==> flow/design.v <==
module LASER (
    input CLK,
    input RST,
    input [3:0] X,
    input [3:0] Y,
    output reg [3:0] C1X,
    output reg [3:0] C1Y,
    output reg [3:0] C2X,
    output reg [3:0] C2Y,
    output reg DONE
);
    localparam S_IDLE           = 4'd0;
    localparam S_READ           = 4'd1;
    localparam S_INIT_C1        = 4'd2;
    localparam S_CALC_C1        = 4'd3;
    localparam S_UPDATE_C1      = 4'd4;
    localparam S_INIT_C2        = 4'd5;
    localparam S_CALC_C2        = 4'd6;
    localparam S_UPDATE_C2      = 4'd7;
    localparam S_CHECK_CONV     = 4'd8;
    localparam S_DONE           = 4'd9;
    localparam S_WAIT           = 4'd10;
    reg [3:0] state;
    reg [5:0] pixel_count;
    reg [3:0] X_MEM [0:39];
    reg [3:0] Y_MEM [0:39];
    reg [5:0] mark_data;        
    reg [3:0] index_X, index_Y; 
    reg [5:0] current_hit_count;
    reg [5:0] best_hit_count;
    reg [3:0] best_c1x, best_c1y;
    reg [3:0] best_c2x, best_c2y;
    reg [3:0] old_c1x, old_c1y, old_c2x, old_c2y;
    reg p0_scan, p1_scan, p2_scan, p3_scan;    
    reg p0_fix,  p1_fix,  p2_fix,  p3_fix;     
    reg hit0, hit1, hit2, hit3;                
    reg [3:0] fixed_cx, fixed_cy;
    always @(posedge CLK or posedge RST) begin
        if (RST) begin
            state <= S_IDLE;
            pixel_count <= 0;
            DONE <= 0;
            C1X <= 0; C1Y <= 0; C2X <= 0; C2Y <= 0;
            mark_data <= 0;
            index_X <= 0; index_Y <= 0;
            current_hit_count <= 0; best_hit_count <= 0;
            best_c1x <= 0; best_c1y <= 0; best_c2x <= 0; best_c2y <= 0;
        end
        else begin
            case(state)
                S_IDLE: begin
                    DONE <= 0;
                    state <= S_READ;
                    best_c1x <= 0; best_c1y <= 0; best_c2x <= 0; best_c2y <= 0;
                    X_MEM[pixel_count] <= X;
                    Y_MEM[pixel_count] <= Y;
                    pixel_count <= pixel_count + 1;
                end
                S_READ: begin
                    X_MEM[pixel_count] <= X;
                    Y_MEM[pixel_count] <= Y;
                    if (pixel_count >= 39) begin
                        pixel_count <= 0;
                        state <= S_INIT_C1; 
                    end
                    else begin
                        pixel_count <= pixel_count + 1;
                    end
                end
                S_INIT_C1: begin
                    index_X <= 0;
                    index_Y <= 0;
                    best_hit_count <= 0; 
                    old_c1x <= best_c1x; old_c1y <= best_c1y;
                    old_c2x <= best_c2x; old_c2y <= best_c2y;
                    state <= S_CALC_C1;
                    mark_data <= 0;
                    current_hit_count <= 0;
                end
                S_CALC_C1: begin
                    current_hit_count <= current_hit_count + hit0 + hit1 + hit2 + hit3;
                    if (mark_data == 36) begin
                        state <= S_UPDATE_C1;
                        mark_data <= 0;
                    end
                    else begin
                        mark_data <= mark_data + 4;
                    end
                end
                S_UPDATE_C1: begin
                    if (current_hit_count >= best_hit_count) begin
                        best_hit_count <= current_hit_count;
                        best_c1x <= index_X;
                        best_c1y <= index_Y;
                    end
                    current_hit_count <= 0;
                    if (index_X == 15 && index_Y == 15) begin
                        state <= S_INIT_C2;
                    end
                    else begin
                        if (index_X == 15) begin
                            index_X <= 0;
                            index_Y <= index_Y + 1;
                        end else begin
                            index_X <= index_X + 1;
                        end
                        state <= S_CALC_C1; 
                    end
                end
                S_INIT_C2: begin
                    index_X <= 0;
                    index_Y <= 0;
                    best_hit_count <= 0; 
                    state <= S_CALC_C2;
                    mark_data <= 0;
                    current_hit_count <= 0;
                end
                S_CALC_C2: begin
                    current_hit_count <= current_hit_count + hit0 + hit1 + hit2 + hit3;
                    if (mark_data == 36) begin
                        state <= S_UPDATE_C2;
                        mark_data <= 0;
                    end
                    else begin
                        mark_data <= mark_data + 4;
                    end
                end
                S_UPDATE_C2: begin
                    if (current_hit_count >= best_hit_count) begin
                        best_hit_count <= current_hit_count;
                        best_c2x <= index_X;
                        best_c2y <= index_Y;
                    end
                    current_hit_count <= 0;
                    if (index_X == 15 && index_Y == 15) begin
                        state <= S_CHECK_CONV; 
                    end
                    else begin
                        if (index_X == 15) begin
                            index_X <= 0;
                            index_Y <= index_Y + 1;
                        end else begin
                            index_X <= index_X + 1;
                        end
                        state <= S_CALC_C2;
                    end
                end
                S_CHECK_CONV: begin
                    if (old_c1x == best_c1x && old_c1y == best_c1y && 
                        old_c2x == best_c2x && old_c2y == best_c2y) begin
                        state <= S_DONE;
                    end
                    else begin
                        state <= S_INIT_C1;
                    end
                end
                S_DONE: begin
                    C1X <= best_c1x; C1Y <= best_c1y;
                    C2X <= best_c2x; C2Y <= best_c2y;
                    DONE <= 1;
                    state <= S_WAIT;
                end
                S_WAIT: begin
                    DONE <= 0;
                    state <= S_IDLE;
                end
                default: state <= S_IDLE;
            endcase
        end
    end
    function check_hit;
        input [3:0] tx, ty, cx, cy;
        reg [3:0] abs_dx, abs_dy;
        begin
            abs_dx = (tx >= cx) ? (tx - cx) : (cx - tx);
            abs_dy = (ty >= cy) ? (ty - cy) : (cy - ty);
            if ( (abs_dx + abs_dy <= 4) || (abs_dx == 2 && abs_dy == 3) || (abs_dx == 3 && abs_dy == 2) )
                check_hit = 1'b1;
            else
                check_hit = 1'b0;
        end
    endfunction
    always @(*) begin
        if (state == S_CALC_C1) begin
            fixed_cx = best_c2x;
            fixed_cy = best_c2y;
        end
        else begin 
            fixed_cx = best_c1x;
            fixed_cy = best_c1y;
        end
    end
    always @(*) begin
        p0_scan = check_hit(X_MEM[mark_data],   Y_MEM[mark_data],   index_X, index_Y);
        p1_scan = check_hit(X_MEM[mark_data+1], Y_MEM[mark_data+1], index_X, index_Y);
        p2_scan = check_hit(X_MEM[mark_data+2], Y_MEM[mark_data+2], index_X, index_Y);
        p3_scan = check_hit(X_MEM[mark_data+3], Y_MEM[mark_data+3], index_X, index_Y);
        p0_fix = check_hit(X_MEM[mark_data],   Y_MEM[mark_data],   fixed_cx, fixed_cy);
        p1_fix = check_hit(X_MEM[mark_data+1], Y_MEM[mark_data+1], fixed_cx, fixed_cy);
        p2_fix = check_hit(X_MEM[mark_data+2], Y_MEM[mark_data+2], fixed_cx, fixed_cy);
        p3_fix = check_hit(X_MEM[mark_data+3], Y_MEM[mark_data+3], fixed_cx, fixed_cy);
        hit0 = p0_scan || p0_fix;
        hit1 = p1_scan || p1_fix;
        hit2 = p2_scan || p2_fix;
        hit3 = p3_scan || p3_fix;
    end
endmodule
Tool chain data of LASER
What the tools print for LASER, step after step.
Line numbers count from 1 in the design file above.
Operators carry their Yosys type and port widths (W data, S select, Z words).
Cell names lack the library's common part.
Not given: -
- design top: LASER
- clock: CLK
- standard-cell library: sky130hd
- timing corner: tt_025C_1v80

Word-level counts
Counts by Yosys on the flattened word-level netlist (proc, flatten, opt, wreduce). Print and check cells are left out.
- bits in registers at 405
- noted output and inout bits: 17
- noted elaborated cells: 796
- add/sub/neg operators: 51
- order comparisons: 26
- eq/ne operators: 291
- noted mux-type cells: 221
- bitwise logic cells: 1
- reduce/logical cells at 106
- operators by type and width (cell ; number):
    $pmux W4 S40 ; 8
    $mux W4 ; 189
    $eq A6 B5 Y1 const B ; 80
    $eq A6 B4 Y1 const B ; 40
    $eq A6 B6 Y1 const B ; 40
    $eq A4 B2 Y1 const B ; 34
    $sub A4 B4 Y4 ; 32
    $reduce_and A3 Y1 ; 42
    $eq A6 B3 Y1 const B ; 20
    $ne A2 B1 Y1 const B ; 42
    $ge A4 B4 Y1 ; 16
    $eq A6 B2 Y1 const B ; 10
    $pmux W6 S2 ; 4
    $pmux W4 S2 ; 6
    $add A4 B4 Y5 ; 8
    $le A5 B3 Y1 const B ; 8
    $pmux W4 S10 ; 1
    $eq A6 B1 Y1 const B ; 5
    $logic_not A6 Y1 ; 5
    $add A6 B1 Y6 ; 4
    $logic_and A1 B1 Y1 ; 20
    $logic_or A1 B1 Y1 ; 20
    $eq A4 B4 Y1 const B ; 5
    $mux W6 ; 3
    $eq A4 B3 Y1 const B ; 4
    $eq A4 B4 Y1 ; 4
    $ne A2 B2 Y1 const B ; 6
    $add A6 B1 Y6 const B ; 2
Other operator kinds: 16; their cells: 38.

Longest topological paths
Depth = most cells in a row (Yosys ltp): at word level without a register or memory, in the mapped netlist without a sequential cell, where the memories' decode and read muxes count.
- word-level depth: 15
- noted ABC_AREA: 0
- noted depth in mapped cells: 33

Netlist
The flow's flattened synthesis, as Yosys stat reports it; memories are mapped. The netlist is that of the ABC_AREA named above (0 if unset); the other value can give another one.
- cell types (cell type ; number):
    edfxtp_1 ; 336
    ha_1 ; 168
    dfrtp_1 ; 73
    fa_1 ; 43
    a22oi_1 ; 70
    inv_1 ; 140
    mux2i_1 ; 48
    nand2_1 ; 116
    a221oi_1 ; 49
    o21ai_0 ; 79
    mux2_2 ; 29
    nor2_1 ; 87
    xnor2_1 ; 35
    a21oi_1 ; 56
    and2_1 ; 36
    nor2b_1 ; 36
    a22o_1 ; 25
    a31oi_1 ; 33
Not listed: further types 52, cells in them 304.
- cell count: 1763
- chip area (Yosys) at 21964.8 sq um
- mapped flip-flops: 410

Timing after synthesis
OpenSTA on the mapped netlist: ideal clock, no wires. The path of least setup slack (recovery checks aside). Input and output delay are each 20% of the period. Register names are those of the netlist, which keeps one name where synthesis merged equal registers.
- path type: register to register
- from: reg mark_data[2]
- to: reg current_hit_count[4]
- period at 6.6 ns
- setup time: 0.124 ns
- data arrival time at 6.069 ns
- path slack: 0.407 ns
- noted delay of the path: 6.193 ns
- stages at 28
- period reached after synthesis: 6.193 ns
"delay of the path" is the arrival time less input delay plus setup time.
"stages": output pins that drive a net of the path, with the launching flip-flop's if there is one; two outputs of one cell count as two.
"period reached after synthesis" = period - worst setup slack (recovery checks aside). The figure is calculated, with input and output delays left at 20% of the set period.
Between the ends stands the longest chain of elaborated cells between them, by number of cells; it is not shown to be the way that was timed. Of several equally long chains one is given.
Each line given opens the expression or statement behind the cell; cells for indexed reads and writes are added by Yosys, which also makes memories of some case tables.
A register here has more assigning lines than the two given.
- cells stage by stage: dfrtp_1 -> inv_1 -> ha_1 -> nor2b_1 -> o41ai_4 -> nand2_2 -> buf_2 -> a31oi_1 -> inv_1 -> fa_1 -> a21boi_0 -> o21bai_1 -> a21o_1 -> mux2_2 -> fa_1 -> xor2_1 -> a21oi_1 -> nor4_1 -> a21oi_1 -> o41ai_1 -> a31oi_1 -> fa_1 -> inv_1 -> fa_1 -> fa_1 -> nand4_1 -> xnor2_1 -> nor2_1
- noted cells in the longest elaborated chain: 15
- elaborated cells between the ends (all ways) at 332
- classes of those cells: add/sub (47); compare (24); eq/ne (188); mux (33); reduce/logical (40)
- ends and longest elaborated chain, post-synthesis (what ; RTL line ; RTL):
    start: declaration ; 27 ; reg [5:0] mark_data;
    start: assignment ; 87 ; mark_data <= mark_data + 4;
    start: assignment ; 125 ; mark_data <= mark_data + 4;
    $eq A6 B6 Y1 ; 194 ; p0_scan = check_hit(X_MEM[mark_data],   Y_MEM[mark_data],   index_X, index_Y);
    $pmux W4 S40 ; 194 ;
    $sub A4 B4 Y4 ; 175 ; abs_dx = (tx >= cx) ? (tx - cx) : (cx - tx);
    $mux W4 ; 175 ;
    $add A4 B4 Y5 ; 177 ; if ( (abs_dx + abs_dy <= 4) || (abs_dx == 2 && abs_dy == 3) || (abs_dx == 3 && abs_dy == 2) )
    $le A5 B3 Y1 ; 177 ;
    $logic_or A1 B1 Y1 x2 ; 177 ;
    $mux W1 ; 177 ;
    $logic_or A1 B1 Y1 ; 202 ; hit0 = p0_scan || p0_fix;
    $add A6 B1 Y6 x4 ; 119 ; current_hit_count <= current_hit_count + hit0 + hit1 + hit2 + hit3;
    $pmux W6 S2 ; 50 ; case(state)
    end: assignment ; 81 ; current_hit_count <= current_hit_count + hit0 + hit1 + hit2 + hit3;
    end: assignment ; 119 ;
    end: declaration ; 29 ; reg [5:0] current_hit_count;

Path in the finished layout
Path of least setup slack in the final report of run 1 (OpenROAD, finished layout, wires in). Where an end is a register, its clock arrival counts in the times.
- path type: register to register
- from: reg mark_data[3]
- to: reg current_hit_count[4]
- period at 6.47 ns
- setup time: 0.12 ns
- data arrival time at 6.72 ns
- path slack: 0.20 ns
- stages at 30
Between the ends stands the longest chain of elaborated cells between them, by number of cells; it is not shown to be the way that was timed. Of several equally long chains one is given.
A register here has more assigning lines than the two given.
- cells stage by stage: dfrtp_1 -> inv_2 -> ha_2 -> and3b_2 -> buf_6 -> a22o_1 -> a221o_1 -> a221oi_4 -> a31oi_4 -> buf_6 -> ha_1 -> a21boi_1 -> o21bai_1 -> a21o_1 -> mux2i_1 -> xor2_1 -> ha_4 -> xor2_1 -> a21oi_1 -> nor4_2 -> a21oi_1 -> o41ai_2 -> a31oi_2 -> fa_1 -> inv_2 -> fa_2 -> fa_2 -> nand4_1 -> xnor2_1 -> nor2_1
- noted cells in the longest elaborated chain: 15
- elaborated cells between the ends (all ways) at 332
- classes of those cells: add/sub (47); compare (24); eq/ne (188); mux (33); reduce/logical (40)
- ends and longest elaborated chain, post-layout (what ; RTL line ; RTL):
    start: declaration ; 27 ; reg [5:0] mark_data;
    start: assignment ; 87 ; mark_data <= mark_data + 4;
    start: assignment ; 125 ; mark_data <= mark_data + 4;
    $eq A6 B6 Y1 ; 194 ; p0_scan = check_hit(X_MEM[mark_data],   Y_MEM[mark_data],   index_X, index_Y);
    $pmux W4 S40 ; 194 ;
    $sub A4 B4 Y4 ; 175 ; abs_dx = (tx >= cx) ? (tx - cx) : (cx - tx);
    $mux W4 ; 175 ;
    $add A4 B4 Y5 ; 177 ; if ( (abs_dx + abs_dy <= 4) || (abs_dx == 2 && abs_dy == 3) || (abs_dx == 3 && abs_dy == 2) )
    $le A5 B3 Y1 ; 177 ;
    $logic_or A1 B1 Y1 x2 ; 177 ;
    $mux W1 ; 177 ;
    $logic_or A1 B1 Y1 ; 202 ; hit0 = p0_scan || p0_fix;
    $add A6 B1 Y6 x4 ; 119 ; current_hit_count <= current_hit_count + hit0 + hit1 + hit2 + hit3;
    $pmux W6 S2 ; 50 ; case(state)
    end: assignment ; 81 ; current_hit_count <= current_hit_count + hit0 + hit1 + hit2 + hit3;
    end: assignment ; 119 ;
    end: declaration ; 29 ; reg [5:0] current_hit_count;

==> results <==
Design LASER on sky130hd. What follows are 3 stored runs of the flow, each under its own settings; their order means nothing. The constraints put input and output delay at 20% of the set period each and load the outputs with 0.01 pF.
"period achieved" is the run's clock period less its worst setup slack. It is reckoned from that one timing run; input and output delays stay at 20% of the period that was set.
By "allowed time less slack (worst setup path)" is meant the share of the clock period that the worst setup path is allowed (20% is reserved at inputs, 20% at outputs), minus its slack. Clock arrival times at its registers enter into it.
"total power of the final layout" is the tool's figure for a default switching activity; nothing was simulated.

Run 1

==> flow/run.sh <==
#!/bin/bash
# the make line also repeats the synthesis and layout settings of config.mk as NAME=value (left out here)
make -C /OpenROAD-flow-scripts/flow DESIGN_CONFIG=/design/flow/config.mk WORK_HOME=/design/flow/orfs CLKGATE_MAP_FILE= finish
==> flow/config.mk <==
export PLATFORM = sky130hd
export DESIGN_NAME = LASER
export DESIGN_NICKNAME = LASER
export VERILOG_FILES = /design/flow/design.v
export SDC_FILE = /design/flow/constraint.sdc
export NUM_CORES = 4
export LEC_CHECK = 0
export CAP_MARGIN = 20
export CORE_MARGIN = 2
export CORE_UTILIZATION = 40
export SLEW_MARGIN = 20
==> flow/constraint.sdc <==
create_clock -name core_clock -period 6.47 [get_ports {CLK}]
set_input_delay 1.2940 -clock core_clock [delete_from_list [all_inputs] [get_ports {CLK}]]
set_output_delay 1.2940 -clock core_clock [all_outputs]
set_load 0.01 [all_outputs]

Measured in run 1:
- noted the summed negative setup slack: 0.000 ns
- allowed time less slack (worst setup path) at 6.27 ns
- worst setup path kind: register to register
- noted the utilization of the finished layout: 48.3 %
- noted the total power of the final layout: 5412 uW
- noted the total die area: 56803.6 sq um
- period achieved: 6.270 ns
- noted the area of the standard cells in the finished layout: 26107.5 sq um
- noted the worst setup slack after layout: 0.200 ns
- netlist area reported by Yosys at 21964.8 sq um
- noted the smallest hold slack: 0.380 ns

Run 2

==> flow/run.sh <==
#!/bin/bash
# the make line also repeats the synthesis and layout settings of config.mk as NAME=value (left out here)
make -C /OpenROAD-flow-scripts/flow DESIGN_CONFIG=/design/flow/config.mk WORK_HOME=/design/flow/orfs CLKGATE_MAP_FILE= finish
==> flow/config.mk <==
export PLATFORM = sky130hd
export DESIGN_NAME = LASER
export DESIGN_NICKNAME = LASER
export VERILOG_FILES = /design/flow/design.v
export SDC_FILE = /design/flow/constraint.sdc
export NUM_CORES = 4
export LEC_CHECK = 0
export CAP_MARGIN = 20
export CELL_PAD_IN_SITES_GLOBAL_PLACEMENT = 1
export CORE_ASPECT_RATIO = 1.71
export CORE_MARGIN = 7
export CORE_UTILIZATION = 28
export CTS_CLUSTER_DIAMETER = 277
export GPL_ROUTABILITY_DRIVEN = 0
export GPL_TIMING_DRIVEN = 1
export HOLD_SLACK_MARGIN = 0.28
export MIN_ROUTING_LAYER = met2
export PLACE_DENSITY_LB_ADDON = 0.2
export SETUP_SLACK_MARGIN = 1.98
export SLEW_MARGIN = 40
export TNS_END_PERCENT = 10
==> flow/constraint.sdc <==
create_clock -name core_clock -period 7.38 [get_ports {CLK}]
set_input_delay 1.4760 -clock core_clock [delete_from_list [all_inputs] [get_ports {CLK}]]
set_output_delay 1.4760 -clock core_clock [all_outputs]
set_load 0.01 [all_outputs]

Measured in run 2:
- netlist area reported by Yosys at 21964.8 sq um
- allowed time less slack (worst setup path) at 6.49 ns
- worst setup path kind: register to register
- noted the utilization of the finished layout: 34.3 %
- noted the summed negative setup slack: 0.000 ns
- period achieved: 6.491 ns
- noted the smallest hold slack: 0.384 ns
- noted the total power of the final layout: 4677 uW
- noted the area of the standard cells in the finished layout: 26701.9 sq um
- noted the total die area: 86768.5 sq um
- noted the worst setup slack after layout: 0.889 ns

Run 3

==> flow/run.sh <==
#!/bin/bash
# the make line also repeats the synthesis and layout settings of config.mk as NAME=value (left out here)
make -C /OpenROAD-flow-scripts/flow DESIGN_CONFIG=/design/flow/config.mk WORK_HOME=/design/flow/orfs CLKGATE_MAP_FILE= finish
==> flow/config.mk <==
export PLATFORM = sky130hd
export DESIGN_NAME = LASER
export DESIGN_NICKNAME = LASER
export VERILOG_FILES = /design/flow/design.v
export SDC_FILE = /design/flow/constraint.sdc
export NUM_CORES = 4
export LEC_CHECK = 0
export ABC_AREA = 1
export CAP_MARGIN = 20
export CELL_PAD_IN_SITES_GLOBAL_PLACEMENT = 2
export CORE_MARGIN = 2
export CORE_UTILIZATION = 20
export CTS_CLUSTER_DIAMETER = 184
export MIN_ROUTING_LAYER = met1
export PLACE_DENSITY_LB_ADDON = 0.08
export SETUP_SLACK_MARGIN = -0.14
export SLEW_MARGIN = 10
==> flow/constraint.sdc <==
create_clock -name core_clock -period 4.53 [get_ports {CLK}]
set_input_delay 0.9060 -clock core_clock [delete_from_list [all_inputs] [get_ports {CLK}]]
set_output_delay 0.9060 -clock core_clock [all_outputs]
set_load 0.01 [all_outputs]

Measured in run 3:
- period achieved: 5.747 ns
- noted the utilization of the finished layout: 27.5 %
- noted the total power of the final layout: 8000 uW
- allowed time less slack (worst setup path) at 5.75 ns
- worst setup path kind: register to register
- noted the smallest hold slack: 0.377 ns
- noted the area of the standard cells in the finished layout: 30987.2 sq um
- noted the summed negative setup slack: -6.565 ns
- noted the worst setup slack after layout: -1.217 ns
- netlist area reported by Yosys at 22689.3 sq um
- noted the total die area: 116155.0 sq um
